==> flow/design.v <==
module SumModule(input [31:0] num1, num2, output signed [31:0] result);
    assign result = num1 + num2;
endmodule
module Mux2to1(input sel, input [31:0] a, b, output[31:0] out);
	assign out = (sel == 0) ? a : b;
endmodule
module Mux3to1(input [1:0] sel, input[31:0] a, b, c, output [31:0] out);
	assign out= (sel == 2'b00) ? a:
		    (sel == 2'b01) ? b:
		    (sel == 2'b10) ? c:
			{32{1'b0}};
endmodule
module Mux4to1(input [1:0] sel, input[31:0] a, b, c, d, output [31:0] out);
	assign out= (sel == 2'b00) ? a:
		    (sel == 2'b01) ? b:
		    (sel == 2'b10) ? c:
		    (sel == 2'b11) ? d:
			{32{1'b0}};
endmodule
module DFlipFlop(input clk, en, sclr, d, output reg q);
    always @(posedge clk) begin
        if (sclr)
            q <= 1'b0;
        else if (en)
            q <= d;
    end
endmodule
module Register #(parameter N = 32) (
    input clk, en, sclr,
    input [N-1:0] d,
    output reg [N-1:0] q
);
    always @(posedge clk) begin
        if (sclr)
            q <= {N{1'b0}};
        else if (en)
            q <= d;
    end
endmodule
module RegisterFile(input clk, we, input [4:0] A1, A2, A3, input[31:0] WD3, output[31:0] RD1, RD2);
	reg[31:0] regFile [1:31];
	assign RD1 = (A1 == 5'd0) ? 32'b0 : (we && A3 == A1) ? WD3 : regFile[A1];
	assign RD2 = (A2 == 5'd0) ? 32'b0 : (we && A3 == A2) ? WD3 : regFile[A2];
	always@(posedge clk)begin 
		if(we == 1 && A3 != 5'b0)
			regFile[A3] <= WD3;
	end
endmodule
module ArithmeticLogicUnit (input signed [31:0] operandA, operandB, input [2:0] controlSignal, output reg [31:0] result, output zeroFlag);
    always @(operandA, operandB, controlSignal) begin
        case (controlSignal)
            3'b000:  result = operandA + operandB;
            3'b001:  result = operandA - operandB;
            3'b010:  result = operandA & operandB;
            3'b011:  result = operandA | operandB;
            3'b100:  result = operandA ^ operandB;
            3'b101:  result = operandA < operandB ? 1'b1 : 1'b0;
            3'b110:  result = $unsigned(operandA) < $unsigned(operandB) ? 1'b1 : 1'b0;
            default: result = {32{1'b0}};
        endcase
    end
    assign zeroFlag = ~|result;
endmodule
module ImmediateExtend(input [2:0] immSelect, input [31:7] instructionPart, output reg [31:0] extendedImmediate);
    always @(immSelect, instructionPart) begin 
        case(immSelect)
            3'b000: extendedImmediate = {{20{instructionPart[31]}}, instructionPart[31:20]};
            3'b001: extendedImmediate = {{20{instructionPart[31]}}, instructionPart[31:25], instructionPart[11:7]};
            3'b010: extendedImmediate = {{12{instructionPart[31]}}, instructionPart[31], instructionPart[19:12], instructionPart[20], instructionPart[30:21], 1'b0};
            3'b011: extendedImmediate = {{19{instructionPart[31]}}, instructionPart[31], instructionPart[7], instructionPart[30:25], instructionPart[11:8], 1'b0};
            3'b100: extendedImmediate = {instructionPart[31:12], {12{1'b0}}};
            default: extendedImmediate = {32{1'b0}};
        endcase
    end
endmodule
module ControlUnit(input [2:0] function3, input [6:0] function7, opcode, output reg memWrite, aluSrc, regWrite, jump, branch, jalr, output reg [1:0] resultSrc, output reg [2:0] aluControl, immSrc);
    wire [9:0] functionn;
    assign functionn = {function7, function3};
    always @(function3, function7, opcode) begin
        {memWrite, aluSrc, regWrite, jump, branch, jalr, resultSrc, aluControl, immSrc} = 14'b00000000000000;
        case (opcode)
            7'b0110011: begin
                regWrite = 1'b1;
                case (functionn)
                    10'b0000000000: aluControl = 3'b000;
                    10'b0100000000: aluControl = 3'b001;
                    10'b0000000111: aluControl = 3'b010;
                    10'b0000000110: aluControl = 3'b011;
                    10'b0000000010: aluControl = 3'b101;
                    10'b0000000011: aluControl = 3'b110;
                endcase
            end
            7'b0000011: {regWrite, resultSrc, aluSrc} = 4'b1011;
            7'b0010011: begin
                {aluSrc, regWrite} = 2'b11;
                case (function3)
                    3'b100: aluControl = 3'b100;
                    3'b110: aluControl = 3'b011;
                    3'b010: aluControl = 3'b101;
                    3'b011: aluControl = 3'b110;
                endcase
            end
            7'b1100111: {jalr, aluSrc, resultSrc, regWrite} = 5'b11101;
            7'b0100011: {immSrc, aluSrc, memWrite} = 5'b00111;
            7'b1101111: {resultSrc, immSrc, regWrite, jump} = 7'b1001011;
            7'b1100011: begin
                {branch, immSrc} = 4'b1011;
                case (function3)
                    3'b000: aluControl = 3'b001;
                    3'b001: aluControl = 3'b001;
                    3'b100: aluControl = 3'b101;
                    3'b101: aluControl = 3'b101;
                endcase
            end
            7'b0110111: {resultSrc, immSrc, regWrite} = 6'b111001;
        endcase
    end
endmodule
module ControlDecoder(input jalrFlag, jumpFlag, branchFlag, zeroFlag, aluResultFlag, input [2:0] funcCode, output [1:0] pcSource);
    assign pcSource = (jalrFlag) ? 2'b10 :
        ((jumpFlag) ||
        (branchFlag && funcCode == 3'b000 && zeroFlag) ||  
        (branchFlag && funcCode == 3'b001 && ~zeroFlag) ||  
        (branchFlag && funcCode == 3'b100 && aluResultFlag) ||  
        (branchFlag && funcCode == 3'b101 && ~aluResultFlag)) ? 2'b01 :  
        2'b00;
endmodule
module HazardUnit(
    input RegWriteM, RegWriteW,
    input [1:0] ResultSrcE, PCSrcE, ResultSrcM, ResultSrcW,
    input [4:0] Rs1D, Rs2D, Rs1E, Rs2E, RdE, RdM, RdW,
    output StallF, StallD, FlushD, FlushE,
    output [1:0] ForwardAE, ForwardBE
);
    wire loadStall;
    assign ForwardAE = ((Rs1E == RdM && RegWriteM) && Rs1E != 0) ? 2'b10 :
                      (((Rs1E == RdW && RegWriteW) && Rs1E != 0) || (Rs1E == RdW && ResultSrcW == 2'b11 && Rs1E != 0)) ? 2'b01 :
                      (Rs1E == RdM && ResultSrcM == 2'b11 && Rs1E != 0) ? 2'b11 :
                      2'b00;
    assign ForwardBE = ((Rs2E == RdM && RegWriteM) && Rs2E != 0) ? 2'b10 :
                      (((Rs2E == RdW && RegWriteW) && Rs2E != 0) || (Rs2E == RdW && ResultSrcW == 2'b11 && Rs2E != 0)) ? 2'b01 :
                      (Rs2E == RdM && ResultSrcM == 2'b11 && Rs2E != 0) ? 2'b11 :
                      2'b00;
    assign loadStall = ((Rs1D == RdE) || (Rs2D == RdE)) && ResultSrcE == 2'b01;
    assign StallF = loadStall;
    assign StallD = loadStall;
    assign FlushE = loadStall || (PCSrcE == 2'b01) || (PCSrcE == 2'b10);
    assign FlushD = (PCSrcE == 2'b01) || (PCSrcE == 2'b10);
endmodule
module IF_ID_Regs(
    input clk, sclr, en, 
    input [31:0] InstrF, PCF, PCPlus4F, 
    output [31:0] InstrD, PCD, PCPlus4D
);
    Register R1(clk, en, sclr, InstrF, InstrD);
    Register R2(clk, en, sclr, PCF, PCD);
    Register R3(clk, en, sclr, PCPlus4F, PCPlus4D);
endmodule
module ID_EX_Regs(
    input clk, sclr, RegWriteD, MemWriteD, ALUSrcD, JumpD, BranchD, JalrD, 
    input [1:0] ResultSrcD, 
    input [2:0] ALUControlD, func3D, 
    input [4:0] Rs1D, Rs2D, RdD, 
    input [31:0] PCD, ExtImmD, PCPlus4D, RD1D, RD2D, 
    output RegWriteE, MemWriteE, ALUSrcE, JumpE, BranchE, JalrE, 
    output [1:0] ResultSrcE, 
    output [2:0] ALUControlE, func3E, 
    output [4:0] Rs1E, Rs2E, RdE, 
    output [31:0] PCE, ExtImmE, PCPlus4E, RD1E, RD2E
);
    DFlipFlop D1(clk, 1'b1, sclr, RegWriteD, RegWriteE);
    DFlipFlop D2(clk, 1'b1, sclr, MemWriteD, MemWriteE);
    DFlipFlop D3(clk, 1'b1, sclr, JumpD, JumpE);
    DFlipFlop D4(clk, 1'b1, sclr, ALUSrcD, ALUSrcE);
    DFlipFlop D5(clk, 1'b1, sclr, BranchD, BranchE);
    DFlipFlop D6(clk, 1'b1, sclr, JalrD, JalrE);
    Register #(2) R4 (clk, 1'b1, sclr, ResultSrcD, ResultSrcE);
    Register #(3) R5 (clk, 1'b1, sclr, ALUControlD, ALUControlE);
    Register #(3) R6 (clk, 1'b1, sclr, func3D, func3E);
    Register #(5) R7 (clk, 1'b1, sclr, Rs1D, Rs1E);
    Register #(5) R8 (clk, 1'b1, sclr, Rs2D, Rs2E);
    Register #(5) R9 (clk, 1'b1, sclr, RdD, RdE);
    Register R10 (clk, 1'b1, sclr, PCD, PCE);
    Register R11(clk, 1'b1, sclr, ExtImmD, ExtImmE);
    Register R12(clk, 1'b1, sclr, PCPlus4D, PCPlus4E);
    Register R13(clk, 1'b1, sclr, RD1D, RD1E);
    Register R14(clk, 1'b1, sclr, RD2D, RD2E);
endmodule
module EX_Mem_Regs(
    input clk, rst, RegWriteE, MemWriteE, 
    input [1:0] ResultSrcE, 
    input [4:0] RdE, 
    input [31:0] ALUResultE, WriteDataE, ExtImmE, PCPlus4E, 
    output RegWriteM, MemWriteM, 
    output [1:0] ResultSrcM, 
    output [4:0] RdM, 
    output [31:0] ALUResultM, WriteDataM, ExtImmM, PCPlus4M
);
    DFlipFlop D7(clk, 1'b1, rst, RegWriteE, RegWriteM);
    DFlipFlop D8(clk, 1'b1, rst, MemWriteE, MemWriteM);
    Register #(2) R15 (clk, 1'b1, rst, ResultSrcE, ResultSrcM);
    Register #(5) R16 (clk, 1'b1, rst, RdE, RdM);
    Register R17 (clk, 1'b1, 1'b0, ALUResultE, ALUResultM);
    Register R18 (clk, 1'b1, 1'b0, WriteDataE, WriteDataM);
    Register R19 (clk, 1'b1, 1'b0, ExtImmE, ExtImmM);
    Register R20 (clk, 1'b1, 1'b0, PCPlus4E, PCPlus4M);
endmodule
module Mem_WB_Regs(
    input clk, rst, RegWriteM, 
    input [1:0] ResultSrcM, 
    input [4:0] RdM, 
    input [31:0] ALUResultM, ReadDataM, ExtImmM, PCPlus4M, 
    output RegWriteW, 
    output [1:0] ResultSrcW, 
    output [4:0] RdW, 
    output [31:0] ALUResultW, ReadDataW, ExtImmW, PCPlus4W
);
    DFlipFlop D9(clk, 1'b1, rst, RegWriteM, RegWriteW);
    Register #(2) R21 (clk, 1'b1, rst, ResultSrcM, ResultSrcW);
    Register #(5) R22 (clk, 1'b1, rst, RdM, RdW);
    Register R23 (clk, 1'b1, 1'b0, ALUResultM, ALUResultW);
    Register R24 (clk, 1'b1, 1'b0, ReadDataM, ReadDataW);
    Register R25 (clk, 1'b1, 1'b0, ExtImmM, ExtImmW);
    Register R26 (clk, 1'b1, 1'b0, PCPlus4M, PCPlus4W);
endmodule
module DataPath (
    input clk, rst, MemWriteD, ALUSrcD, RegWriteD, JumpD, BranchD, JalrD, StallF, StallD, FlushD, FlushE, 
    input [1:0] ResultSrcD, ForwardAE, ForwardBE, PCSrcE, 
    input [2:0] ALUControlD, ImmSrcD, 
    output BranchE, JumpE, JalrE, ZeroE, ALUResult0, RegWriteM, RegWriteW, 
    output [1:0] ResultSrcE,  
    output [2:0] func3D, func3E, 
    output [6:0] func7, op, 
    output [4:0] Rs1D, Rs2D, Rs1E, Rs2E, RdE, RdM, RdW, 
    output [1:0] ResultSrcM, ResultSrcW,
    output [31:0] imem_addr, input [31:0] imem_rdata,
    output [31:0] dmem_addr, output [31:0] dmem_wdata, output dmem_we, input [31:0] dmem_rdata
);
    wire [31:0] PCPlus4F, PCTargetE, ALUResultE, PCF_, PCF, InstrF, InstrD, ResultW, RD1D, RD2D, ExtImmD, SrcAE, ALUResultM, RD1E, RD2E,
        WriteDataE, ExtImmE, SrcBE, PCE, WriteDataM, ReadDataM, ALUResultW, ReadDataW, PCPlus4W, ExtImmW, PCD, PCPlus4D, PCPlus4E, ExtImmM, PCPlus4M;
    wire [4:0] RdD;
    wire [2:0] ALUControlE;
    wire [31:0] ResultM;
    wire MemWriteM, RegWriteE, MemWriteE, ALUSrcE;
    assign ALUResult0 = ALUResultE[0];
    assign Rs1D = InstrD[19:15];
    assign Rs2D = InstrD[24:20];
    assign RdD = InstrD[11:7];
    assign func3D = InstrD[14:12];
    assign func7 = InstrD[31:25];
    assign op = InstrD[6:0];
    Mux3to1 PCMux(PCSrcE, PCPlus4F, PCTargetE, ALUResultE, PCF_);
    Register PCReg(clk, ~StallF, rst, PCF_, PCF);
    assign imem_addr = PCF;
    assign InstrF = imem_rdata;
    SumModule PCAdd4(PCF, 4, PCPlus4F);
    IF_ID_Regs IF_ID_Reg(clk, FlushD | rst, ~StallD, InstrF, PCF, PCPlus4F, InstrD, PCD, PCPlus4D);
    RegisterFile RegFile(clk, RegWriteW, InstrD[19:15], InstrD[24:20], RdW, ResultW, RD1D, RD2D);
    ImmediateExtend Extend(ImmSrcD, InstrD[31:7], ExtImmD);
    ID_EX_Regs ID_EX_Reg(clk, FlushE | rst, RegWriteD, MemWriteD, ALUSrcD, JumpD, BranchD, JalrD, ResultSrcD, ALUControlD, 
        func3D, Rs1D, Rs2D, RdD, PCD, ExtImmD, PCPlus4D, RD1D, RD2D, RegWriteE, MemWriteE, ALUSrcE, JumpE, BranchE, JalrE, 
        ResultSrcE, ALUControlE, func3E, Rs1E, Rs2E, RdE, PCE, ExtImmE, PCPlus4E, RD1E, RD2E);
    Mux4to1 ForwardAMux(ForwardAE, RD1E, ResultW, ResultM, ExtImmE, SrcAE);
    Mux4to1 ForwardBMux(ForwardBE, RD2E, ResultW, ResultM, ExtImmE, WriteDataE);
    Mux2to1 ALUSrcBMux(ALUSrcE, WriteDataE, ExtImmE, SrcBE);
    SumModule PCImmAdd(PCE, ExtImmE, PCTargetE);
    ArithmeticLogicUnit ALU(SrcAE, SrcBE, ALUControlE, ALUResultE, ZeroE);
    EX_Mem_Regs EX_Mem_Reg(clk, rst, RegWriteE, MemWriteE, ResultSrcE, RdE, ALUResultE, WriteDataE, ExtImmE, 
        PCPlus4E, RegWriteM, MemWriteM, ResultSrcM, RdM, ALUResultM, WriteDataM, ExtImmM, PCPlus4M);
    assign dmem_addr = ALUResultM;
    assign dmem_wdata = WriteDataM;
    assign dmem_we = MemWriteM;
    assign ReadDataM = dmem_rdata;
    assign ResultM = ResultSrcM[1] ? (ResultSrcM[0] ? ExtImmM : PCPlus4M) : ALUResultM;
    Mem_WB_Regs Mem_WB_Reg(clk, rst, RegWriteM, ResultSrcM, RdM, ALUResultM, ReadDataM, ExtImmM, PCPlus4M, 
        RegWriteW, ResultSrcW, RdW, ALUResultW, ReadDataW, ExtImmW, PCPlus4W);
    Mux4to1 ResultSrcMux(ResultSrcW, ALUResultW, ReadDataW, PCPlus4W, ExtImmW, ResultW);
endmodule
module TopLevelPipe(input clk, rst,
	output [31:0] imem_addr, input [31:0] imem_rdata,
	output [31:0] dmem_addr, output [31:0] dmem_wdata, output dmem_we, input [31:0] dmem_rdata);
	wire MemWriteD, ALUSrcD, RegWriteD, JumpD, BranchD, JalrD, RegWriteM, RegWriteW, JalrE, JumpE, BranchE, ZeroE, ALUResult0, StallF, StallD, FlushD, FlushE;
	wire[1:0] ResultSrcD, ResultSrcE, PCSrcE, ForwardAE, ForwardBE, ResultSrcM, ResultSrcW;
	wire[2:0] func3D, func3E, ALUControlD, ImmSrcD;
	wire[4:0] Rs1D, Rs2D, Rs1E, Rs2E, RdE, RdM, RdW;
	wire[6:0] func7, op;
	ControlUnit	CTRL(func3D, func7, op, MemWriteD, ALUSrcD, RegWriteD, JumpD, BranchD, JalrD, ResultSrcD, ALUControlD, ImmSrcD);
	HazardUnit	HU(RegWriteM, RegWriteW, ResultSrcE, PCSrcE, ResultSrcM, ResultSrcW, Rs1D, Rs2D, Rs1E, Rs2E, RdE, RdM, RdW, StallF, StallD, FlushD, FlushE, ForwardAE, ForwardBE);
	ControlDecoder		DC(JalrE, JumpE, BranchE, ZeroE, ALUResult0, func3E, PCSrcE);
	DataPath	DP(clk, rst, MemWriteD, ALUSrcD, RegWriteD, JumpD, BranchD, JalrD, StallF, StallD, FlushD, FlushE, 
		ResultSrcD, ForwardAE, ForwardBE, PCSrcE, ALUControlD, ImmSrcD, BranchE, JumpE, JalrE, ZeroE, ALUResult0, RegWriteM, RegWriteW, 
		ResultSrcE, func3D, func3E, func7, op, Rs1D, Rs2D, Rs1E, Rs2E, RdE, RdM, RdW, ResultSrcM, ResultSrcW,
		imem_addr, imem_rdata, dmem_addr, dmem_wdata, dmem_we, dmem_rdata);
endmodule
From RTL to reports: TopLevelPipe
Tool output for the design above, in the order of the flow.
Lines are those of the file above, counted from 1.
Library cell names are shortened.
{"block": "inputs", "top": "TopLevelPipe", "clock_port": "clk", "cell_library": "sky130hd", "pvt_corner": "tt_025C_1v80"}

Word level
Counts by Yosys on the flattened word-level netlist (proc, flatten, opt, wreduce; memories kept). Print and check cells are left out.
Memory sizes are those after Yosys's memory passes, which may raise the word count (mostly to a power of two), join words into wider ones and drop unused or constant bits.
{"block": "bits", "register_bits": 526, "ramBits": 992, "clocked_rd_ports_x_width": 64, "memories": 1, "input_bits": 66, "output_inout_bits": 97}
{"block": "op_classes", "add_sub_neg": 4, "cmp": 2, "eq_ne": 51, "mux": 45, "bitwise": 6, "reduce_and_logical": 58}
{"block": "mem_list", "name": "DP.RegFile.regFile", "words": 31, "width": 32, "rd": 2, "write_ports": 1, "line": 41, "text": "reg[31:0] regFile [1:31];"}
{"block": "op_table", "op": "2-to-1 mux 32 bit", "n": 19}
{"block": "op_table", "op": "case mux 32 bit (select 7 bit)", "n": 1}
{"block": "op_table", "op": "case mux 32 bit (select 5 bit)", "n": 1}
{"block": "op_table", "op": "adder 32 bit", "n": 2}
{"block": "op_table", "op": "< comparator 32 bit", "n": 2}
{"block": "op_table", "op": "adder 32 x 3 -> 32 bit (second input constant)", "n": 1}
{"block": "op_table", "op": "subtractor 32 bit", "n": 1}
{"block": "op_table", "op": "AND 32 bit", "n": 1}
{"block": "op_table", "op": "bitwise OR 32 bit", "n": 1}
{"block": "op_table", "op": "XOR 32 bit", "n": 1}
{"block": "op_table", "op": "OR reduction 32 bit", "n": 1}
{"block": "op_table", "op": "equality test 5 bit", "n": 6}
{"block": "op_table", "op": "equality test 3 bit (second input constant)", "n": 9}
{"block": "op_table", "op": "logical AND 1 bit", "n": 26}
{"block": "op_table", "op": "case mux 3 bit (select 4 bit)", "n": 2}
{"block": "op_table", "op": "equality test 7 x 6 -> 1 bit (second input constant)", "n": 3}
{"block": "op_table", "op": "equality test 7 bit (second input constant)", "n": 3}
{"block": "op_table", "op": "equality test 10 x 2 -> 1 bit (second input constant)", "n": 2}
{"block": "op_table", "op": "equality test 10 x 3 -> 1 bit (second input constant)", "n": 2}
{"block": "op_table", "op": "equality test 3 x 2 -> 1 bit (second input constant)", "n": 6}
{"block": "op_table", "op": "equality test 2 bit (second input constant)", "n": 8}
{"block": "op_table", "op": "nonzero test 5 bit", "n": 3}
{"block": "op_table", "op": "case mux 3 bit (select 5 bit)", "n": 1}
{"block": "op_table", "op": "2-to-1 mux 2 bit", "n": 7}
{"block": "op_table", "op": "equality test 3 x 1 -> 1 bit (second input constant)", "n": 4}
{"block": "op_table", "op": "zero test 3 bit", "n": 4}
{"block": "op_table", "op": "logical OR 1 bit", "n": 10}
{"block": "op_table", "op": "equality test 10 x 9 -> 1 bit (second input constant)", "n": 1}
Other operator kinds: 16; their cells: 38.

Depth
Yosys ltp: most cells in a row. Word level: on the elaborated netlist, between registers, memories and ports. Mapped: between sequential cells and ports; inverters and the memories' decode and read muxes count.
{"block": "depth", "depth_word": 29, "abc_area": 0, "ltp_mapped": 30, "depth_no_buf": 25}

Netlist
Source: synth_stat.txt of the flow (Yosys; design flattened, memories mapped). It holds for the ABC_AREA given above (unset counts as 0); a run with the other value may have another netlist.
The area totals of this step are shown rounded.
{"block": "synth_totals", "stdcells": 5314, "yosys_area_um2": 74500, "sequential_area_um2": 41600, "ffs": 1582}
{"block": "by_type", "cell_type": "edfxtp_1", "n": 992}
{"block": "by_type", "cell_type": "mux4_2", "n": 608}
{"block": "by_type", "cell_type": "dfxtp_1", "n": 590}
{"block": "by_type", "cell_type": "mux2i_1", "n": 189}
{"block": "by_type", "cell_type": "a21oi_1", "n": 366}
{"block": "by_type", "cell_type": "ha_1", "n": 145}
{"block": "by_type", "cell_type": "nor2_1", "n": 412}
{"block": "by_type", "cell_type": "nand2_1", "n": 362}
{"block": "by_type", "cell_type": "clkbuf_1", "n": 270}
{"block": "by_type", "cell_type": "a211oi_2", "n": 62}
{"block": "by_type", "cell_type": "and3_1", "n": 116}
{"block": "by_type", "cell_type": "o21ai_0", "n": 132}
{"block": "by_type", "cell_type": "xnor2_1", "n": 61}
{"block": "by_type", "cell_type": "inv_1", "n": 113}
{"block": "by_type", "cell_type": "xor2_1", "n": 48}
{"block": "by_type", "cell_type": "a211oi_1", "n": 47}
{"block": "by_type", "cell_type": "a211o_1", "n": 38}
{"block": "by_type", "cell_type": "nor2b_1", "n": 51}
Other cell types: 89; their cells: 712.
The figures by module come from a second, unflattened synthesis with its own total; it is not the netlist above.
{"block": "unflattened", "cells_unflattened": 6557, "hier_area_um2": 84000}
Rows give one instance, submodules left out.
{"block": "by_module", "module": "RegisterFile", "instances": 1, "n_cells": 2759, "area_um2": 47200}
{"block": "by_module", "module": "Register", "instances": 17, "n_cells": 103, "area_um2": 1160}
{"block": "by_module", "module": "ArithmeticLogicUnit", "instances": 1, "n_cells": 885, "area_um2": 5970}
{"block": "by_module", "module": "SumModule", "instances": 2, "n_cells": 236, "area_um2": 1730}
{"block": "by_module", "module": "Mux4to1", "instances": 3, "n_cells": 39, "area_um2": 815}
{"block": "by_module", "module": "Register (N=5)", "instances": 5, "n_cells": 16, "area_um2": 180}
{"block": "by_module", "module": "Mux3to1", "instances": 1, "n_cells": 77, "area_um2": 787}
{"block": "by_module", "module": "DataPath", "instances": 1, "n_cells": 113, "area_um2": 733}
{"block": "by_module", "module": "ImmediateExtend", "instances": 1, "n_cells": 69, "area_um2": 552}
{"block": "by_module", "module": "Mux2to1", "instances": 1, "n_cells": 36, "area_um2": 544}
{"block": "by_module", "module": "HazardUnit", "instances": 1, "n_cells": 68, "area_um2": 497}
{"block": "by_module", "module": "ControlUnit", "instances": 1, "n_cells": 55, "area_um2": 342}
{"block": "by_module", "module": "DFlipFlop", "instances": 9, "n_cells": 3, "area_um2": 33.8}
{"block": "by_module", "module": "Register (N=2)", "instances": 3, "n_cells": 6, "area_um2": 67.6}
Modules not listed: 7.

Timing after synthesis
Source: OpenSTA report_checks on the synthesized netlist (no wires, ideal clock, input and output delay 20% of the period each), path of least setup slack; recovery checks are left aside. Register names are those of the netlist, which keeps one name where synthesis merged equal registers.
{"block": "synth_path", "path_type": "register to register", "from": "reg DP.Mem_WB_Reg.R21.q[0]", "to": "reg DP.PCReg.q[19]", "clock_period_ns": 10.0, "launch_ns": 0.000, "arrival_time_ns": 6.425, "t_required_ns": 9.900, "setup_slack_ns": 3.476, "path_delay_ns": 6.525, "stages": 24, "path_buffers": 4, "period_less_setup_slack_ns": 6.524}
"path_delay_ns" is the arrival time less input delay plus setup time.
"stages": output pins that drive a net of the path, with the launching flip-flop's if there is one; two outputs of one cell count as two.
"period_less_setup_slack_ns" = period - worst setup slack (recovery checks aside). The figure is calculated, with input and output delays left at 20% of the set period.
{"block": "synth_via", "path_cell_list": "dfxtp_1 > clkbuf_1 > buf_1 > buf_1 > mux4_2 > nor2_1 > a21oi_1 > o22ai_1 > a21oi_1 > mux2i_1 > ha_1 > buf_2 > or4_1 > a21oi_1 > o21ai_0 > and2_1 > a211o_1 > nor3_1 > o2111a_1 > and4_2 > a21bo_4 > nand3_4 > mux2_4 > a2111oi_4", "cells_between": 64}
{"block": "synth_rtl", "element": "from (decl)", "line": 31, "text": "output reg [N-1:0] q"}
{"block": "synth_rtl", "element": "from (assign)", "line": 35, "text": "q <= {N{1'b0}};"}
{"block": "synth_rtl", "element": "from (assign)", "line": 37, "text": "q <= d;"}
{"block": "synth_rtl", "element": "to (assign)", "line": 35}
{"block": "synth_rtl", "element": "to (assign)", "line": 37}
{"block": "synth_rtl", "element": "to (decl)", "line": 31}
No chain of elaborated cells between the ends is given.
Nets of the timed path that keep an RTL name, with a line that drives or declares them; the list need not be complete.
{"block": "synth_nets", "signal": "DP.ForwardAMux.b[4]", "line": 14, "text": "assign out= (sel == 2'b00) ? a:"}
{"block": "synth_nets", "signal": "DP.ALUSrcBMux.a[4]", "line": 14}
{"block": "synth_nets", "signal": "DP.ALU.result[15]", "line": 51, "text": "case (controlSignal)"}

Timing after layout
From the final timing report of stored run 1: the path of least setup slack in the routed layout; clock arrival at registers is part of the times.
{"block": "layout_path", "path_type": "register to register", "from": "reg DP.Mem_WB_Reg.R22.q[4]", "to": "reg DP.ID_EX_Reg.R5.q", "clock_period_ns": 9.32, "launch_ns": 0.83, "arrival_time_ns": 9.52, "t_required_ns": 10.06, "setup_slack_ns": 0.54, "stages": 26, "path_buffers": 3}
Where an end lacks its bit number, it is one bit of the signal, or one of the new flip-flops if synthesis recoded a state register.
Between the ends stands the longest chain of elaborated cells between them, by number of cells; it is not shown to be the way that was timed. Of several equally long chains one is given.
A line is the first line of the expression or statement that the cell stems from. Yosys adds cells for indexed reads and writes and turns some case tables into memories.
{"block": "layout_via", "path_cell_list": "dfxtp_1 > xnor2_1 > nand4_1 > or4_2 > and2_1 > nand2_1 > buf_4 > o22ai_1 > a21oi_1 > mux2_2 > ha_1 > or3_4 > or3b_1 > o311ai_2 > o2111ai_4 > o31ai_4 > a21oi_1 > buf_4 > nor4_1 > o2111a_1 > and4_2 > a21boi_2 > nor3_4 > buf_12 > nand2_4 > nor4_1", "elab_chain_len": 28, "cells_between": 61}
{"block": "layout_rtl", "element": "from (decl)", "line": 31, "text": "output reg [N-1:0] q"}
{"block": "layout_rtl", "element": "from (assign)", "line": 35, "text": "q <= {N{1'b0}};"}
{"block": "layout_rtl", "element": "from (assign)", "line": 37, "text": "q <= d;"}
{"block": "layout_rtl", "element": "equality test 5 bit", "line": 141, "text": "(((Rs2E == RdW && RegWriteW) && Rs2E != 0) || (Rs2E == RdW && ResultSrcW == 2'b11 && Rs2E != 0)) ? 2'b01 :"}
{"block": "layout_rtl", "element": "logical AND 1 bit x2", "line": 141}
{"block": "layout_rtl", "element": "logical OR 1 bit", "line": 141}
{"block": "layout_rtl", "element": "2-to-1 mux 2 bit", "line": 141}
{"block": "layout_rtl", "element": "2-to-1 mux 2 bit", "line": 140, "text": "assign ForwardBE = ((Rs2E == RdM && RegWriteM) && Rs2E != 0) ? 2'b10 :"}
{"block": "layout_rtl", "element": "equality test 2 bit", "line": 17, "text": "(sel == 2'b11) ? d:"}
{"block": "layout_rtl", "element": "2-to-1 mux 32 bit", "line": 17}
{"block": "layout_rtl", "element": "[9 not listed]"}
{"block": "layout_rtl", "element": "logical AND 1 bit", "line": 122, "text": "(branchFlag && funcCode == 3'b000 && zeroFlag) ||"}
{"block": "layout_rtl", "element": "logical OR 1 bit x4", "line": 121, "text": "((jumpFlag) ||"}
{"block": "layout_rtl", "element": "2-to-1 mux 1 bit", "line": 121}
{"block": "layout_rtl", "element": "2-to-1 mux 2 bit", "line": 120, "text": "assign pcSource = (jalrFlag) ? 2'b10 :"}
{"block": "layout_rtl", "element": "equality test 2 x 1 -> 1 bit", "line": 147, "text": "assign FlushE = loadStall || (PCSrcE == 2'b01) || (PCSrcE == 2'b10);"}
{"block": "layout_rtl", "element": "logical OR 1 bit x2", "line": 147}
{"block": "layout_rtl", "element": "bitwise OR 1 bit", "line": 260, "text": "ID_EX_Regs ID_EX_Reg(clk, FlushE | rst, RegWriteD, MemWriteD, ALUSrcD, JumpD, BranchD, JalrD, ResultSrcD, ALUC ..."}
{"block": "layout_rtl", "element": "to (assign)", "line": 35}
{"block": "layout_rtl", "element": "to (assign)", "line": 37}
{"block": "layout_rtl", "element": "to (decl)", "line": 31}
Nets of the timed path that keep an RTL name, with a line that drives or declares them; the list need not be complete.
{"block": "layout_nets", "signal": "DP.ALUSrcBMux.a[11]", "line": 14, "text": "assign out= (sel == 2'b00) ? a:"}
{"block": "layout_nets", "signal": "ALUResult0", "line": 51, "text": "case (controlSignal)"}

Hand-over note for TopLevelPipe

Module TopLevelPipe, platform sky130hd: 5 stored runs of the flow (Yosys, OpenROAD) with differing settings, in no particular order. Input and output delays are each 20% of the period that was set; the output load is 0.01 pF.
"achieved_period_ns" is the run's clock period less its worst setup slack. It is reckoned from that one timing run; input and output delays stay at 20% of the period that was set.
"final_power_uw" rests on the timing tool's default activity at the inputs, not on a simulated workload.
The measured numbers are rounded.

{"run": "stored run 1", "settings": { "CORE_UTILIZATION": 40, "SETUP_SLACK_MARGIN": 0.0, "period_ns": 9.32, "CAP_MARGIN": 20, "CORE_MARGIN": 2, "SLEW_MARGIN": 20 }, "results": { "final_power_uw": 17200, "total_negative_slack_ns": 0.000, "final_setup_ws_ns": 0.539, "ys_area_um2": 74500, "achieved_period_ns": 8.781, "finalCellArea_um2": 84800, "utilization_pct": 45.8, "die_footprint_um2": 190000 }}
{"run": "stored run 2", "settings": { "CELL_PAD_IN_SITES_GLOBAL_PLACEMENT": 2, "CORE_ASPECT_RATIO": 1.05, "CORE_UTILIZATION": 70, "CTS_CLUSTER_SIZE": 12, "PLACE_DENSITY": 0.74, "period_ns": 9.01, "CAP_MARGIN": 20, "CORE_MARGIN": 2, "SLEW_MARGIN": 20 }, "outcome": "no results, placement failed with GPL-0301"}
{"run": "stored run 3", "settings": { "ABC_AREA": 1, "CAP_MARGIN": 25, "CELL_PAD_IN_SITES_DETAIL_PLACEMENT": 2, "CELL_PAD_IN_SITES_GLOBAL_PLACEMENT": 3, "CORE_ASPECT_RATIO": 1.04, "CORE_MARGIN": 10, "CTS_CLUSTER_DIAMETER": 146, "GPL_ROUTABILITY_DRIVEN": 0, "GPL_TIMING_DRIVEN": 1, "TNS_END_PERCENT": 80, "period_ns": 10.0, "CORE_UTILIZATION": 40, "SLEW_MARGIN": 20 }, "results": { "final_power_uw": 16500, "total_negative_slack_ns": 0.000, "final_setup_ws_ns": 0.349, "ys_area_um2": 77800, "achieved_period_ns": 9.651, "finalCellArea_um2": 87800, "utilization_pct": 45.3, "die_footprint_um2": 213000 }}
{"run": "stored run 4", "settings": { "CORE_UTILIZATION": 42, "CTS_CLUSTER_DIAMETER": 189, "PLACE_DENSITY_LB_ADDON": 0.22, "SLEW_MARGIN": 40, "period_ns": 11.2, "CAP_MARGIN": 20, "CORE_MARGIN": 2 }, "results": { "final_power_uw": 14300, "total_negative_slack_ns": 0.000, "final_setup_ws_ns": 2.08, "ys_area_um2": 74500, "achieved_period_ns": 9.118, "finalCellArea_um2": 84600, "utilization_pct": 48.1, "die_footprint_um2": 181000 }}
{"run": "stored run 5", "settings": { "CORE_UTILIZATION": 32, "period_ns": 9.32, "CAP_MARGIN": 20, "CORE_MARGIN": 2, "SLEW_MARGIN": 20 }, "results": { "final_power_uw": 17000, "total_negative_slack_ns": 0.000, "final_setup_ws_ns": 0.519, "ys_area_um2": 74500, "achieved_period_ns": 8.801, "finalCellArea_um2": 85300, "utilization_pct": 36.7, "die_footprint_um2": 237000 }}

End of note.
